==> flow/design.v <==
module processing_fsm(clock, reset, start_signal, size, done, 
                            buf_0_write_en, buf_1_write_en, error_buf_write_en,
                            buf_0_w_data, buf_1_w_data, error_mem_w_data,
                            buf_0_r_data, buf_1_r_data, error_mem_r_data,
                            buf_0_addr, buf_1_addr, error_mem_addr, buf_sel);
    input clock;
    input reset;
    input start_signal;
    input size;
    output reg done;
    output reg buf_0_write_en;
    output reg buf_1_write_en;
    output error_buf_write_en; 
    output reg [7:0] buf_0_w_data;
    output reg [7:0] buf_1_w_data;
    output [15:0] error_mem_w_data; 
    input  [7:0] buf_0_r_data;
    input  [7:0] buf_1_r_data;
    input  [15:0] error_mem_r_data; 
    output reg [15:0] buf_0_addr;
    output reg [15:0] buf_1_addr;
    output reg [15:0] error_mem_addr; 
    output reg buf_sel;
    assign error_buf_write_en = 1'b0;
    assign error_mem_w_data = 16'b0;
    parameter PIXEL_OFFSET = 1'b1, LINE_OFFSET = 9'd256, LINE_MAX = 8'd239, PIXELS_PER_LINE = 9'd256;
    parameter MAX_ADDRESS = 18'd61439;
    parameter
        WAIT              = 5'b00000,
        LOAD_MID_ERR      = 5'b00001,
        LOAD_BTM_ERR      = 5'b00010,
        CHECK_PACKET_ERR  = 5'b00011,
        NW_PIXEL          = 5'b00100,
        NORTH_PIXEL       = 5'b00101,
        NE_PIXEL          = 5'b00110,
        WEST_PIXEL        = 5'b00111,
        EAST_PIXEL        = 5'b01000,
        SW_PIXEL          = 5'b01001,
        SOUTH_PIXEL       = 5'b01010,
        SE_PIXEL          = 5'b01011,
        MEM_WAIT_1        = 5'b01100,
        MEM_WAIT_2        = 5'b01101,
        MEM_WAIT_3        = 5'b01110,
        SUM               = 5'b01111,
        WRITE_RESULT      = 5'b10000,
        DONE              = 5'b10001;
    reg [7:0] nw_pixel;
    reg [7:0] n_pixel;
    reg [7:0] ne_pixel;
    reg [7:0] w_pixel;
    reg [7:0] e_pixel;
    reg [7:0] sw_pixel;
    reg [7:0] s_pixel;
    reg [7:0] se_pixel;
    reg init;
    reg [15:0] pixel_address;
    reg [10:0] sum; 
    reg [15:0] err_buf_top;
    reg [15:0] err_buf_mid;
    reg [15:0] err_buf_btm;
    reg [1:0] channel_count;
    reg [5:0] pixel_count;
    reg [3:0] packet_count;
    reg [7:0] line_count;
    wire [5:0] pixel_max;
    wire [3:0] packet_max;
    reg at_top;
    reg at_bottom;
    reg at_left;
    reg at_right;
    reg error_line_offset_w;
    reg error_line_offset_e;
    reg [4:0] state;
    reg from_buf_ne;
    reg from_buf_n;
    reg from_buf_nw;
    reg from_buf_w;
    reg from_buf_e;
    reg from_buf_sw;
    reg from_buf_s;
    reg from_buf_se;
    wire [4:0] packet_w = {1'b0, packet_count} - error_line_offset_w;
    wire [4:0] packet_e = {1'b0, packet_count} + error_line_offset_e;
    wire top_err_w = packet_w[4] ? 1'b0 : err_buf_top[4'd15 - packet_w[3:0]];
    wire btm_err_w = packet_w[4] ? 1'b0 : err_buf_btm[4'd15 - packet_w[3:0]];
    wire btm_err_e = packet_e[4] ? 1'b0 : err_buf_btm[4'd15 - packet_e[3:0]];
    assign pixel_max =  (size == 2'b10) ? 63 :
                        (size == 2'b01) ? 31 :
                                          15 ;
    assign packet_max = (size == 2'b10) ? 3 :
                        (size == 2'b01) ? 7 :
                                         15 ;
    always @(posedge clock, negedge reset) begin
        if(!reset) begin
            at_top <= 0;
            at_bottom <= 0;
            at_left <= 0;
            at_right <= 0;
        end
        else begin
            case(state)
                CHECK_PACKET_ERR: begin
                    if (line_count == 0) begin
                        at_top <= 1'b1;
                        at_bottom <= 1'b0;
                    end
                    else if (line_count == 239) begin
                        at_top <= 1'b0;
                        at_bottom <= 1'b1;
                    end
                    else begin 
                        at_top <= 1'b0;
                        at_bottom <= 1'b0;
                    end
                    if (pixel_count == 0 && packet_count == 0) begin
                        at_left <= 1'b1; 
                        at_right <= 1'b0;
                    end 
                    else if (pixel_count == pixel_max && packet_count == packet_max) begin
                        at_left <= 1'b0; 
                        at_right <= 1'b1;
                    end
                    else begin
                        at_left <= 1'b0; 
                        at_right <= 1'b0;
                    end
                end
                default: begin
                    at_top <= at_top;
                    at_bottom <= at_bottom;
                    at_left <= at_left;
                    at_right <= at_right;
                end
            endcase
        end 
    end
    always @(posedge clock, negedge reset) begin
        if(!reset) begin
            error_line_offset_w <= 1'b0;
            error_line_offset_e <= 1'b0;
        end
        else begin
            case(state)
                CHECK_PACKET_ERR: begin
                    if (err_buf_mid[15-packet_count] == 1) begin
                        if (pixel_count == 0) begin
                            error_line_offset_w <= 1'b1;
                            error_line_offset_e <= 1'b0;
                        end
                        else if (pixel_count == pixel_max) begin
                            error_line_offset_e <= 1'b1;
                            error_line_offset_w <= 1'b0;
                        end
                        else begin
                            error_line_offset_w <= 1'b0;
                            error_line_offset_e <= 1'b0;
                        end
                    end
                    else begin
                        error_line_offset_w <= 1'b0;
                        error_line_offset_e <= 1'b0;
                    end
                end
                default: begin
                    error_line_offset_w <= error_line_offset_w;
                    error_line_offset_e <= error_line_offset_e;
                end
            endcase
        end
    end
    always @(posedge clock, negedge reset) begin
        if(!reset) begin
            pixel_address <= 0;
        end
        else begin
            case(state)
                WAIT: begin
                    pixel_address <= 0;
                end
                CHECK_PACKET_ERR: begin
                    pixel_address <= line_count * PIXELS_PER_LINE + 
                                     packet_count * (pixel_max + 1) + 
                                     pixel_count;
                end
                default: begin
                    pixel_address <= pixel_address;
                end
            endcase
        end 
    end
    always @(posedge clock, negedge reset) begin
        if(!reset) begin
            nw_pixel <= 0;
            n_pixel <= 0;
            ne_pixel <= 0;
            w_pixel <= 0;
            e_pixel <= 0;
            sw_pixel <= 0;
            s_pixel <= 0;
            se_pixel <= 0;
        end
        else begin
            case(state)
                WEST_PIXEL: begin
                    if (from_buf_nw) begin
                        nw_pixel <= buf_1_r_data;
                    end
                    else begin
                        nw_pixel <= buf_0_r_data;
                    end
                end
                EAST_PIXEL: begin
                    if (from_buf_n) begin
                        n_pixel <= buf_1_r_data;
                    end
                    else begin
                        n_pixel <= buf_0_r_data;
                    end
                end
                SW_PIXEL: begin
                    if (from_buf_ne) begin
                        ne_pixel <= buf_1_r_data;
                    end
                    else begin
                        ne_pixel <= buf_0_r_data;
                    end
                end
                SOUTH_PIXEL: begin
                    if (from_buf_w) begin
                        w_pixel <= buf_1_r_data;
                    end
                    else begin
                        w_pixel <= buf_0_r_data;
                    end
                end
                SE_PIXEL: begin
                    if (from_buf_e) begin
                        e_pixel <= buf_1_r_data;
                    end
                    else begin
                        e_pixel <= buf_0_r_data;
                    end
                end
                MEM_WAIT_1: begin
                    if (from_buf_sw) begin
                        sw_pixel <= buf_1_r_data;
                    end
                    else begin
                        sw_pixel <= buf_0_r_data;
                    end
                end
                MEM_WAIT_2: begin
                    if (from_buf_s) begin
                        s_pixel <= buf_1_r_data;
                    end
                    else begin
                        s_pixel <= buf_0_r_data;
                    end
                end
                MEM_WAIT_3: begin
                    if (from_buf_se) begin
                        se_pixel <= buf_1_r_data;
                    end
                    else begin
                        se_pixel <= buf_0_r_data;
                    end
                end
                default: begin
                    nw_pixel <= nw_pixel;
                    n_pixel <= n_pixel;
                    ne_pixel <= ne_pixel;
                    w_pixel <= w_pixel;
                    e_pixel <= e_pixel;
                    sw_pixel <= sw_pixel;
                    s_pixel <= s_pixel;
                    se_pixel <= se_pixel;
                end
            endcase
        end
    end
    always @(posedge clock, negedge reset) begin
        if(!reset) begin
            sum <= 0;
        end
        else begin
            case(state)
                SUM: begin
                    if (at_top && at_left) begin
                        sum <= (e_pixel + e_pixel + se_pixel + se_pixel + s_pixel + s_pixel + e_pixel + s_pixel) >> 3;
                    end
                    else if (at_top && at_right) begin
                        sum <= (w_pixel + w_pixel + sw_pixel + sw_pixel + s_pixel + s_pixel + w_pixel + s_pixel) >> 3;
                    end
                    else if (at_top) begin
                        sum <= (w_pixel + w_pixel + sw_pixel + s_pixel + s_pixel + se_pixel + e_pixel + e_pixel) >> 3;
                    end
                    else if (at_bottom && at_left) begin
                        sum <= (n_pixel + n_pixel + ne_pixel + ne_pixel + e_pixel + e_pixel + n_pixel + e_pixel) >> 3;
                    end
                    else if (at_bottom && at_right) begin
                        sum <= (w_pixel + w_pixel + nw_pixel + nw_pixel + n_pixel + n_pixel + w_pixel + n_pixel) >> 3;
                    end
                    else if (at_left) begin
                        sum <= (n_pixel + n_pixel + ne_pixel + e_pixel + e_pixel + se_pixel + s_pixel + s_pixel) >> 3;
                    end
                    else if (at_right) begin
                        sum <= (n_pixel + n_pixel + nw_pixel + w_pixel + w_pixel + sw_pixel + s_pixel + s_pixel) >> 3;
                    end
                    else if (at_bottom) begin
                        sum <= (w_pixel + nw_pixel + n_pixel + ne_pixel + e_pixel + w_pixel + n_pixel + e_pixel) >> 3; 
                    end
                    else begin
                        sum <= (nw_pixel + n_pixel + ne_pixel + w_pixel + e_pixel + sw_pixel + s_pixel + se_pixel) >> 3; 
                    end
                end
                default: begin
                    sum <= sum;
                end
            endcase
        end
    end
    always @(posedge clock, negedge reset) begin
        if(!reset) begin
            line_count <= 0;
            packet_count <= 0;
            pixel_count <= 0;
        end
        else begin
            case(state)
                WAIT: begin
                    pixel_count <= 0;
                    packet_count <= 0;
                    line_count <= 0;
                end
                CHECK_PACKET_ERR: begin
                    if(err_buf_mid[15-packet_count] == 1) begin
                        pixel_count <= pixel_count;
                        packet_count <= packet_count;
                        line_count <= line_count;
                    end
                    else begin
                        if (packet_count == packet_max) begin
                            if (line_count == LINE_MAX) begin
                                pixel_count <= 0;
                                packet_count <= 0;
                                line_count <= 0;
                            end
                            else begin
                                pixel_count <= 0;
                                packet_count <= 0;
                                line_count <= line_count + 1;
                            end
                        end
                        else begin
                            pixel_count <= 0;
                            packet_count <= packet_count + 1;
                            line_count <= line_count;
                        end
                    end
                end
                WRITE_RESULT: begin
                        if (pixel_count == pixel_max) begin
                            pixel_count <= 0;
                            if (packet_count == packet_max) begin
                                packet_count <= 0;
                                if(line_count == LINE_MAX) begin
                                    line_count <= 0;
                                end
                                else begin
                                    line_count <= line_count + 1;
                                end
                            end
                            else begin
                                packet_count <= packet_count + 1;
                                line_count <= line_count;
                            end
                        end
                        else begin
                            pixel_count <= pixel_count + 1;
                            packet_count <= packet_count;
                            line_count <= line_count;
                        end
                    end
                DONE: begin
                    line_count <= 0;
                    packet_count <= 0;
                    pixel_count <= 0;
                end
                default: begin
                    line_count <= line_count;
                    packet_count <= packet_count;
                    pixel_count <= pixel_count;
                end
            endcase
        end
    end
    always @(posedge clock, negedge reset)
    begin
        if(!reset) begin
            buf_0_w_data <= 0;
            buf_0_write_en <= 0;
            buf_1_w_data <= 0;
            buf_1_write_en <= 0;
        end
        else begin
            case(state)
                WRITE_RESULT: begin
                    if (buf_sel) begin
                        buf_1_w_data <= sum;
                        buf_1_write_en <= 1;
                    end
                    else begin
                        buf_0_w_data <= sum;
                        buf_0_write_en <= 1;
                    end
                end
                default: begin
                    buf_0_w_data <= buf_0_w_data;
                    buf_0_write_en <= 0;
                    buf_1_w_data <= buf_1_w_data;
                    buf_1_write_en <= 0;
                end
            endcase
        end
    end
    always @(posedge clock, negedge reset) begin
        if(!reset) begin
            buf_sel <= 0;
            done <= 0;
        end
        else begin
            case(state)
                DONE: begin
                    buf_sel <= ~buf_sel;
                    done <= 1;
                end
                default: begin
                    buf_sel <= buf_sel;
                    done <= 0;
                end
            endcase
        end
    end
    always @(posedge clock, negedge reset) begin
        if(!reset) begin
            buf_0_addr <= 16'b0;
            buf_1_addr <= 16'b0;
            from_buf_nw <= 1'b0;
            from_buf_n <= 1'b0;
            from_buf_ne <= 1'b0;
            from_buf_w <= 1'b0;
            from_buf_e <= 1'b0;
            from_buf_sw <= 1'b0;
            from_buf_s <= 1'b0;
            from_buf_se <= 1'b0;
        end
        else begin
            case(state)
                NW_PIXEL: begin
                    if (buf_sel == 0) begin
                        if (top_err_w) begin
                            buf_0_addr <= buf_0_addr;
                            buf_1_addr <= pixel_address - PIXEL_OFFSET - LINE_OFFSET;
                            from_buf_nw <= 1'b1;
                        end 
                        else begin
                            buf_0_addr <= pixel_address - PIXEL_OFFSET - LINE_OFFSET;
                            buf_1_addr <= buf_1_addr;
                            from_buf_nw <= 1'b0;
                        end
                    end
                    else begin
                        if (top_err_w) begin
                            buf_0_addr <= pixel_address - PIXEL_OFFSET - LINE_OFFSET;
                            buf_1_addr <= buf_1_addr;
                            from_buf_nw <= 1'b0;
                        end 
                        else begin
                            buf_1_addr <= pixel_address - PIXEL_OFFSET - LINE_OFFSET;
                            buf_0_addr <= buf_0_addr;
                            from_buf_nw <= 1'b1;
                        end
                    end
                end
                NORTH_PIXEL: begin
                    if (buf_sel == 0) begin
                        if (err_buf_top[15-packet_count]) begin
                            buf_1_addr <= pixel_address - LINE_OFFSET;
                            buf_0_addr <= buf_0_addr;
                            from_buf_n <= 1'b1;
                        end 
                        else begin
                            buf_0_addr <= pixel_address - LINE_OFFSET;
                            buf_1_addr <= buf_1_addr;
                            from_buf_n <= 1'b0;
                        end
                    end
                    else begin
                        if (err_buf_top[15-packet_count]) begin
                            buf_0_addr <= pixel_address - LINE_OFFSET;
                            buf_1_addr <= buf_1_addr;
                            from_buf_n <= 1'b0;
                        end 
                        else begin
                            buf_1_addr <= pixel_address - LINE_OFFSET;
                            buf_0_addr <= buf_0_addr;
                            from_buf_n <= 1'b1;
                        end
                    end
                end
                NE_PIXEL: begin
                    if (buf_sel == 0) begin
                        if (top_err_w) begin
                            buf_1_addr <= pixel_address + PIXEL_OFFSET - LINE_OFFSET;
                            buf_0_addr <= buf_0_addr;
                            from_buf_ne <= 1'b1;
                        end 
                        else begin
                            buf_0_addr <= pixel_address + PIXEL_OFFSET - LINE_OFFSET;
                            buf_1_addr <= buf_1_addr;
                            from_buf_ne <= 1'b0;
                        end
                    end
                    else begin
                        if (top_err_w) begin
                            buf_0_addr <= pixel_address + PIXEL_OFFSET - LINE_OFFSET;
                            buf_1_addr <= buf_1_addr;
                            from_buf_ne <= 1'b0;
                        end 
                        else begin
                            buf_1_addr <= pixel_address + PIXEL_OFFSET - LINE_OFFSET;
                            buf_0_addr <= buf_0_addr;
                            from_buf_ne <= 1'b1;
                        end
                    end
                end
                WEST_PIXEL: begin
                    if (buf_sel == 0) begin
                        buf_1_addr <= pixel_address - PIXEL_OFFSET;
                        buf_0_addr <= buf_0_addr;
                        from_buf_w <= 1'b1;
                    end
                    else begin
                        buf_0_addr <= pixel_address - PIXEL_OFFSET;
                        buf_1_addr <= buf_1_addr;
                        from_buf_w <= 1'b0;
                    end
                end
                EAST_PIXEL: begin
                    if (buf_sel == 0) begin
                        buf_1_addr <= pixel_address + PIXEL_OFFSET;
                        buf_0_addr <= buf_1_addr;
                        from_buf_e <= 1'b1;
                    end
                    else begin
                        buf_0_addr <= pixel_address + PIXEL_OFFSET;
                        buf_1_addr <= buf_1_addr;
                        from_buf_e <= 1'b0;
                    end
                end
                SW_PIXEL: begin
                    if (buf_sel == 0) begin
                        if (btm_err_w) begin
                            buf_1_addr <= pixel_address - PIXEL_OFFSET + LINE_OFFSET;
                            buf_0_addr <= buf_0_addr;
                            from_buf_sw <= 1'b1;
                        end 
                        else begin
                            buf_0_addr <= pixel_address - PIXEL_OFFSET + LINE_OFFSET;
                            buf_1_addr <= buf_1_addr;
                            from_buf_sw <= 1'b0;
                        end
                    end
                    else begin
                        if (btm_err_w) begin
                            buf_0_addr <= pixel_address - PIXEL_OFFSET + LINE_OFFSET;
                            buf_1_addr <= buf_1_addr;
                            from_buf_sw <= 1'b0;
                        end 
                        else begin
                            buf_1_addr <= pixel_address - PIXEL_OFFSET + LINE_OFFSET;
                            buf_0_addr <= buf_0_addr;
                            from_buf_sw <= 1'b1;
                        end
                    end
                end
                SOUTH_PIXEL: begin
                    if (buf_sel == 0) begin
                        if (err_buf_btm[15-packet_count]) begin
                            buf_1_addr <= pixel_address + LINE_OFFSET;
                            buf_0_addr <= buf_0_addr;
                            from_buf_s <= 1'b1;
                        end 
                        else begin
                            buf_0_addr <= pixel_address + LINE_OFFSET;
                            buf_1_addr <= buf_1_addr;
                            from_buf_s <= 1'b0;
                        end
                    end
                    else begin
                        if (err_buf_btm[15-packet_count]) begin
                            buf_0_addr <= pixel_address + LINE_OFFSET;
                            buf_1_addr <= buf_1_addr;
                            from_buf_s <= 1'b0;
                        end 
                        else begin
                            buf_1_addr <= pixel_address + LINE_OFFSET;
                            buf_0_addr <= buf_0_addr;
                            from_buf_s <= 1'b1;
                        end
                    end
                end
                SE_PIXEL: begin
                    if (buf_sel == 0) begin
                        if (btm_err_e) begin
                            buf_1_addr <= pixel_address + PIXEL_OFFSET + LINE_OFFSET;
                            buf_0_addr <= buf_0_addr;
                            from_buf_se <= 1'b1;
                        end 
                        else begin
                            buf_0_addr <= pixel_address + PIXEL_OFFSET + LINE_OFFSET;
                            buf_1_addr <= buf_1_addr;
                            from_buf_se <= 1'b0;
                        end
                    end
                    else begin
                        if (btm_err_e) begin
                            buf_0_addr <= pixel_address + PIXEL_OFFSET + LINE_OFFSET;
                            buf_1_addr <= buf_1_addr;
                            from_buf_se <= 1'b0;
                        end 
                        else begin
                            buf_1_addr <= pixel_address + PIXEL_OFFSET + LINE_OFFSET;
                            buf_0_addr <= buf_0_addr;
                            from_buf_se <= 1'b1;
                        end
                    end
                end
                default: begin
                    buf_0_addr <= buf_0_addr;
                    buf_1_addr <= buf_1_addr;
                    from_buf_nw <= from_buf_nw;
                    from_buf_n <= from_buf_n;
                    from_buf_ne <= from_buf_ne;
                    from_buf_w <= from_buf_w;
                    from_buf_e <= from_buf_e;
                    from_buf_sw <= from_buf_sw;
                    from_buf_s <= from_buf_s;
                    from_buf_se <= from_buf_se;
                end
            endcase
        end
    end
    always @(posedge clock, negedge reset)
    begin
        if(!reset) begin
            init <= 1'b1;
            err_buf_top <= 16'b0;
            err_buf_mid <= 16'b0;
            err_buf_btm <= 16'b0;
            error_mem_addr <= 16'b0;
        end
        else begin
            case(state)
                WAIT: begin
                    init <= 1'b1;
                    err_buf_top <= 16'b0;
                    err_buf_mid <= error_mem_r_data;
                    err_buf_btm <= 16'b0;
                    if (start_signal) begin
                        error_mem_addr <= 16'b1;
                    end
                    else begin
                        error_mem_addr <= 16'b0;
                    end
                end
                LOAD_MID_ERR: begin
                    init <= 1'b1;
                    err_buf_top <= err_buf_top;
                    err_buf_mid <= err_buf_mid;
                    err_buf_btm <= err_buf_btm;
                    error_mem_addr <= 16'b01;
                end
                LOAD_BTM_ERR: begin
                    init <= 1'b0;
                    if (init == 1'b1) begin
                        err_buf_top <= err_buf_top;
                        err_buf_mid <= err_buf_mid;
                        err_buf_btm <= err_buf_btm;
                        error_mem_addr <= error_mem_addr;
                    end
                    else begin
                        err_buf_top <= err_buf_mid;
                        err_buf_mid <= err_buf_btm;
                        err_buf_btm <= err_buf_btm;
                        error_mem_addr <= error_mem_addr;
                    end
                end
                CHECK_PACKET_ERR: begin
                    err_buf_top <= err_buf_top;
                    err_buf_mid <= err_buf_mid;
                    err_buf_btm <= error_mem_r_data;
                    error_mem_addr <= line_count + 1'b1;
                end
                default: begin
                    err_buf_top <= err_buf_top;
                    err_buf_mid <= err_buf_mid;
                    err_buf_btm <= err_buf_btm;
                    error_mem_addr <= error_mem_addr;
                end
            endcase
        end
    end
    always @ (posedge clock, negedge reset) begin
        if(!reset) begin
            state <= WAIT;
        end
        else begin
            case(state)
                WAIT: begin
                    if(start_signal) begin
                        state <= LOAD_MID_ERR;
                    end
                    else begin
                        state <= WAIT;
                    end
                end
                LOAD_MID_ERR: begin
                    state <= LOAD_BTM_ERR;
                end
                LOAD_BTM_ERR: begin
                    state <= CHECK_PACKET_ERR;
                end
                CHECK_PACKET_ERR: begin
                    if (err_buf_mid[15-packet_count] == 1'b1) begin
                        state <= NW_PIXEL;
                    end
                    else begin
                        if (packet_count == packet_max) begin
                            if (line_count == LINE_MAX) begin
                                state <= DONE;
                            end
                            else begin
                                state <= LOAD_BTM_ERR;
                            end
                        end
                        else begin
                            state <= CHECK_PACKET_ERR;
                        end
                    end
                end
                NW_PIXEL: begin
                    state <= NORTH_PIXEL;
                end
                NORTH_PIXEL: begin
                    state <= NE_PIXEL;
                end
                NE_PIXEL: begin
                    state <= WEST_PIXEL;
                end
                WEST_PIXEL: begin
                    state <= EAST_PIXEL;
                end 
                EAST_PIXEL: begin
                    state <= SW_PIXEL;
                end
                SW_PIXEL: begin
                    state <= SOUTH_PIXEL;
                end
                SOUTH_PIXEL: begin
                    state <= SE_PIXEL;
                end
                SE_PIXEL: begin
                    state <= MEM_WAIT_1;
                end
                MEM_WAIT_1: begin
                    state <= MEM_WAIT_2;
                end
                MEM_WAIT_2: begin
                    state <= MEM_WAIT_3;
                end
                MEM_WAIT_3: begin
                    state <= SUM;
                end
                SUM: begin
                    state <= WRITE_RESULT;
                end
                WRITE_RESULT: begin
                    if (pixel_count == pixel_max) begin
                        if (packet_count == packet_max) begin
                            if(line_count == LINE_MAX) begin
                                state <= DONE;
                            end
                            else begin
                                state <= LOAD_BTM_ERR;
                            end
                        end
                        else begin
                            state <= CHECK_PACKET_ERR;
                        end
                    end
                    else begin
                        state <= CHECK_PACKET_ERR;
                    end
                end
                DONE: begin
                    state <= WAIT;
                end 
            endcase
        end
    end
endmodule
=== Step by step through the tools: processing_fsm ===
What the tools print for processing_fsm, step after step.
Line numbers count from 1 in the design file above.
Cell names lack the library's common part.
Not given: n/a

* Design top: processing_fsm
* Clock input: clock
* Library: sky130hd
* Corner: tt_025C_1v80

=== Word level ===
Source: Yosys, flattened and elaborated, memories not mapped. Widths are those after wreduce. Registers that Yosys merges into a memory's read port (data or address) are not register bits. Print and check cells do not count.

* Shift-type cells: 6
* Multipliers: 1
* Add/subtract/negate cells: 77
* Bitwise operators: 1
* Reduce/logical cells: 26
* Multiplexer cells: 110
* Equality and inequality tests: 52

{| class="wikitable"
|+ Operators by type and width
! kind !! count
|-
| 16-bit two-way mux || 30
|-
| 11-bit by 8-bit adder with 11-bit output || 42
|-
| 16-bit case mux with 8-bit select || 2
|-
| 8-bit two-way mux || 20
|-
| 16-bit case mux with 2-bit select || 4
|-
| 5-bit case mux with 18-bit select || 1
|-
| 3-bit != test (second input constant) || 24
|-
| 10-bit by 8-bit adder with 11-bit output || 5
|-
| 9-bit by 8-bit adder with 10-bit output || 5
|-
| 16-bit by 4-bit variable part select with 1-bit output || 3
|-
| 16-bit by 5-bit variable part select with 1-bit output || 3
|-
| 16-bit by 9-bit adder with 16-bit output (second input constant) || 3
|-
| 16-bit by 9-bit subtractor with 16-bit output (second input constant) || 3
|-
| 16-bit case mux with 3-bit select || 1
|-
| 8-bit by 8-bit adder with 9-bit output || 5
|-
| 4-bit by 6-bit multiplier with 10-bit output || 1
|-
| 5-bit by 4-bit equality test with 1-bit output (second input constant) || 8
|-
| 1-bit two-way mux || 37
|-
| 5-bit two-way mux || 5
|-
| 8-bit case mux with 3-bit select || 1
|-
| 5-bit by 3-bit equality test with 1-bit output (second input constant) || 4
|-
| 18-bit nonzero test || 1
|-
| 6-bit case mux with 3-bit select || 1
|-
| 16-bit by 1-bit adder with 16-bit output (second input constant) || 1
|-
| 16-bit by 1-bit subtractor with 16-bit output (second input constant) || 1
|-
| 16-bit by 10-bit adder with 16-bit output || 1
|-
| 16-bit by 6-bit adder with 16-bit output || 1
|-
| 2-bit != test (second input constant) || 8
|}

Not listed: further kinds 33, cells in them 52.

* Flip-flop bits (word level): 242
* Cells after elaboration: 314
* Output and inout port bits: 85

=== Longest topological paths ===
Longest topological path by Yosys (ltp), each cell counted once; first at word level (registers and memories cut), then after technology mapping (sequential cells cut; the memories' decode and read muxes count).

* Depth in word-level cells: 15
* ABC_AREA: 1
* Depth in mapped cells: 27
* Depth with buffers taken out: 27

=== Netlist ===
Source: synth_stat.txt of the flow (Yosys; design flattened, memories mapped). It holds for the ABC_AREA given above (unset counts as 0); a run with the other value may have another netlist.
Totals and module areas in this step are rounded.

{| class="wikitable"
|+ Cells by type
! cell type !! count
|-
| dfrtp_1 || 246
|-
| fa_1 || 207
|-
| nand2_1 || 539
|-
| inv_1 || 494
|-
| ha_1 || 139
|-
| o21ai_0 || 276
|-
| a21oi_1 || 247
|-
| nand3_1 || 150
|-
| nor2_1 || 185
|-
| xor2_1 || 37
|-
| o211ai_1 || 41
|-
| o22ai_1 || 48
|-
| clkbuf_1 || 65
|-
| buf_4 || 32
|-
| o21ai_2 || 14
|-
| nand4_1 || 17
|-
| o21ai_1 || 21
|-
| nor3_1 || 18
|}

Not listed: further types 53, cells in them 198.

* Synthesis area: 23,400 um^2
* Standard cells after synthesis: 2,974
* Flip-flops: 248
* Area of sequential cells: 6,210 um^2
* Buffers: 121

=== Timing after synthesis ===
OpenSTA on the mapped netlist: ideal clock, no wires. The path of least setup slack (recovery checks aside). Input and output delay are each 20% of the period. Register names are those of the netlist, which keeps one name where synthesis merged equal registers.

* Path type: register -> register
* From: register w_pixel[3]
* To: register sum[5]
* Stages on the path: 20
* Setup time: 0.077 ns
* Delay of the path: 4.278 ns
* Arrival: 4.201 ns
* Buffers on the path: 0
* Period: 7.0 ns
* Slack: 2.721 ns
* Data required time: 6.923 ns
* Synthesis period reached: 4.279 ns

"delay of the path" is the arrival time less input delay plus setup time.
"stages on the path" counts driving pins, that of a launching flip-flop among them; a cell with two outputs on the path counts twice.
"synthesis period reached" is the clock period less the worst setup slack; recovery checks do not enter. This is arithmetic on one report: input and output delays are still those of the set period (20% each).
The rows between start and end are the longest chain of elaborated cells between them; the timing report does not say that the signal goes this way. Where chains are equally long, one stands for them.
Each line given opens the expression or statement behind the cell; cells for indexed reads and writes are added by Yosys, which also makes memories of some case tables.
A register here has more assigning lines than the two given.

* Cells stage by stage: dfrtp_1 inv_1 fa_1 inv_1 fa_1 fa_1 inv_1 fa_1 inv_1 fa_1 nand3_1 nand2_1 a31oi_1 xor2_1 nand2_1 nand3_1 nand3_1 nand3_1 nand2_1 a21oi_1
* Cells in the longest elaborated chain: 15
* Elaborated cells between the ends (all ways): 43
* Those cells by class: add/sub: 35; mux: 8

{| class="wikitable"
|+ Ends and longest elaborated chain, after synthesis
! what !! RTL line !! text
|-
| start: declaration || 50 || <nowiki>reg [7:0] w_pixel;</nowiki>
|-
| start: assignment || 230 || <nowiki>w_pixel <= buf_1_r_data;</nowiki>
|-
| start: assignment || 233 || <nowiki>w_pixel <= buf_0_r_data;</nowiki>
|-
| 8-bit by 8-bit adder with 9-bit output || 310 || <nowiki>sum <= (w_pixel + nw_pixel + n_pixel + ne_pixel + e_pixel + w_pixel + n_pixel + e_pixel) >> 3;</nowiki>
|-
| 9-bit by 8-bit adder with 10-bit output || 310 ||
|-
| 10-bit by 8-bit adder with 11-bit output || 310 ||
|-
| 11-bit by 8-bit adder with 11-bit output (4 in a row) || 310 ||
|-
| 8-bit two-way mux || 309 || <nowiki>else if (at_bottom) begin</nowiki>
|-
| 8-bit two-way mux || 306 || <nowiki>else if (at_right) begin</nowiki>
|-
| 8-bit two-way mux || 303 || <nowiki>else if (at_left) begin</nowiki>
|-
| 8-bit two-way mux || 300 || <nowiki>else if (at_bottom && at_right) begin</nowiki>
|-
| 8-bit two-way mux || 297 || <nowiki>else if (at_bottom && at_left) begin</nowiki>
|-
| 8-bit two-way mux || 294 || <nowiki>else if (at_top) begin</nowiki>
|-
| 8-bit two-way mux || 291 || <nowiki>else if (at_top && at_right) begin</nowiki>
|-
| 8-bit two-way mux || 288 || <nowiki>if (at_top && at_left) begin</nowiki>
|-
| end: assignment || 289 || <nowiki>sum <= (e_pixel + e_pixel + se_pixel + se_pixel + s_pixel + s_pixel + e_pixel + s_pixel) >> 3;</nowiki>
|-
| end: assignment || 292 || <nowiki>sum <= (w_pixel + w_pixel + sw_pixel + sw_pixel + s_pixel + s_pixel + w_pixel + s_pixel) >> 3;</nowiki>
|}

=== Timing after layout ===
From the final timing report of run A: the path of least setup slack in the routed layout; clock arrival at registers is part of the times.

* Path type: register -> register
* From: register e_pixel[5]
* To: register sum[5]
* Setup time: 0.02 ns
* Slack: 1.94 ns
* Buffers on the path: 0
* Stages on the path: 20
* Period: 7.0 ns
* Arrival: 5.74 ns
* Data required time: 7.68 ns

The rows between start and end are the longest chain of elaborated cells between them; the timing report does not say that the signal goes this way. Where chains are equally long, one stands for them.
A register here has more assigning lines than the two given.

* Cells stage by stage: dfrtp_1 inv_1 fa_1 inv_1 fa_1 fa_1 inv_1 fa_1 inv_1 ha_1 a21oi_1 nand2_1 a31oi_1 xor2_1 nand2_1 nand3_1 nand3_1 nand3_1 nand2_1 a21oi_1
* Cells in the longest elaborated chain: 12
* Elaborated cells between the ends (all ways): 34
* RTL lines with such cells: 14
* Those cells by class: add/sub: 26; mux: 8

{| class="wikitable"
|+ Ends and longest elaborated chain, post-layout
! what !! RTL line !! text
|-
| start: declaration || 51 || <nowiki>reg [7:0] e_pixel;</nowiki>
|-
| start: assignment || 238 || <nowiki>e_pixel <= buf_1_r_data;</nowiki>
|-
| start: assignment || 241 || <nowiki>e_pixel <= buf_0_r_data;</nowiki>
|-
| 11-bit by 8-bit adder with 11-bit output (4 in a row) || 313 || <nowiki>sum <= (nw_pixel + n_pixel + ne_pixel + w_pixel + e_pixel + sw_pixel + s_pixel + se_pixel) >> 3;</nowiki>
|-
| 8-bit two-way mux || 309 || <nowiki>else if (at_bottom) begin</nowiki>
|-
| 8-bit two-way mux || 306 || <nowiki>else if (at_right) begin</nowiki>
|-
| 8-bit two-way mux || 303 || <nowiki>else if (at_left) begin</nowiki>
|-
| 8-bit two-way mux || 300 || <nowiki>else if (at_bottom && at_right) begin</nowiki>
|-
| 8-bit two-way mux || 297 || <nowiki>else if (at_bottom && at_left) begin</nowiki>
|-
| 8-bit two-way mux || 294 || <nowiki>else if (at_top) begin</nowiki>
|-
| 8-bit two-way mux || 291 || <nowiki>else if (at_top && at_right) begin</nowiki>
|-
| 8-bit two-way mux || 288 || <nowiki>if (at_top && at_left) begin</nowiki>
|-
| end: assignment || 289 || <nowiki>sum <= (e_pixel + e_pixel + se_pixel + se_pixel + s_pixel + s_pixel + e_pixel + s_pixel) >> 3;</nowiki>
|-
| end: assignment || 292 || <nowiki>sum <= (w_pixel + w_pixel + sw_pixel + sw_pixel + s_pixel + s_pixel + w_pixel + s_pixel) >> 3;</nowiki>
|}

# Flow runs of processing_fsm

Below are 4 stored runs of the flow (Yosys, OpenROAD; platform sky130hd) on processing_fsm, each with its settings and what was measured, unordered. Constraints: input delay and output delay 20% of the set period each, output load 0.01 pF.
"achieved period": clock period set for the run, less the worst setup slack. It is reckoned from that one timing run; input and output delays stay at 20% of the period that was set.
"critical path time" means the part of the period allowed to the worst setup path (the constraints hold back 20% at inputs and 20% at outputs) less its slack; where the path has registers, the arrival times of their clocks count too.
Results are given in rounded form.

=== Run A ===
{| class="wikitable"
! Setting !! Value
|-
| ABC_AREA || 1
|-
| CORE_UTILIZATION || 19
|-
| CTS_CLUSTER_DIAMETER || 329
|-
| CTS_CLUSTER_SIZE || 97
|-
| GPL_ROUTABILITY_DRIVEN || 1
|-
| HOLD_SLACK_MARGIN || 0.16
|-
| MIN_ROUTING_LAYER || met2
|-
| SETUP_SLACK_MARGIN || 1.58
|-
| period_ns || 7.0
|-
| CAP_MARGIN || 20
|-
| CORE_MARGIN || 2
|-
| SLEW_MARGIN || 20
|-
! Result !! Value
|-
| Achieved period || 5.060 ns
|-
| Post-synthesis cell area || 23,400 um^2
|-
| Setup total negative slack || 0.000 ns
|-
| Critical path time || 5.06 ns
|-
| Class of the worst setup path || register -> register
|-
| Utilization in the final report || 21.5 %
|-
| Worst slack on setup checks || 1.94 ns
|-
| Standard-cell area after layout || 26,200 um^2
|-
| Die area || 126,000 um^2
|}

=== Run B ===
{| class="wikitable"
! Setting !! Value
|-
| ABC_AREA || 1
|-
| CELL_PAD_IN_SITES_GLOBAL_PLACEMENT || 2
|-
| CORE_UTILIZATION || 19
|-
| CTS_CLUSTER_DIAMETER || 329
|-
| CTS_CLUSTER_SIZE || 97
|-
| GPL_ROUTABILITY_DRIVEN || 1
|-
| GPL_TIMING_DRIVEN || 0
|-
| HOLD_SLACK_MARGIN || 0.16
|-
| MIN_ROUTING_LAYER || met2
|-
| SETUP_SLACK_MARGIN || 1.58
|-
| period_ns || 9.09
|-
| CAP_MARGIN || 20
|-
| CORE_MARGIN || 2
|-
| SLEW_MARGIN || 20
|-
! Result !! Value
|-
| Achieved period || 5.764 ns
|-
| Post-synthesis cell area || 23,400 um^2
|-
| Setup total negative slack || 0.000 ns
|-
| Critical path time || 5.76 ns
|-
| Class of the worst setup path || register -> register
|-
| Utilization in the final report || 21.9 %
|-
| Worst slack on setup checks || 3.33 ns
|-
| Standard-cell area after layout || 26,700 um^2
|-
| Die area || 126,000 um^2
|}

=== Run C ===
{| class="wikitable"
! Setting !! Value
|-
| CORE_UTILIZATION || 19
|-
| CTS_CLUSTER_DIAMETER || 329
|-
| CTS_CLUSTER_SIZE || 30
|-
| GPL_ROUTABILITY_DRIVEN || 0
|-
| HOLD_SLACK_MARGIN || 0.16
|-
| MIN_ROUTING_LAYER || met2
|-
| SETUP_SLACK_MARGIN || 1.58
|-
| period_ns || 7.0
|-
| CAP_MARGIN || 20
|-
| CORE_MARGIN || 2
|-
| SLEW_MARGIN || 20
|-
! Result !! Value
|-
| Achieved period || 5.228 ns
|-
| Post-synthesis cell area || 23,000 um^2
|-
| Setup total negative slack || 0.000 ns
|-
| Critical path time || 5.23 ns
|-
| Class of the worst setup path || register -> register
|-
| Utilization in the final report || 21.7 %
|-
| Worst slack on setup checks || 1.77 ns
|-
| Standard-cell area after layout || 26,000 um^2
|-
| Die area || 124,000 um^2
|}

=== Run D ===
{| class="wikitable"
! Setting !! Value
|-
| CORE_UTILIZATION || 40
|-
| period_ns || 5.51
|-
| CAP_MARGIN || 20
|-
| CORE_MARGIN || 2
|-
| SLEW_MARGIN || 20
|-
! Result !! Value
|-
| Achieved period || 5.252 ns
|-
| Post-synthesis cell area || 23,000 um^2
|-
| Setup total negative slack || 0.000 ns
|-
| Critical path time || 5.25 ns
|-
| Class of the worst setup path || register -> register
|-
| Utilization in the final report || 45.7 %
|-
| Worst slack on setup checks || 0.258 ns
|-
| Standard-cell area after layout || 25,800 um^2
|-
| Die area || 59,500 um^2
|}
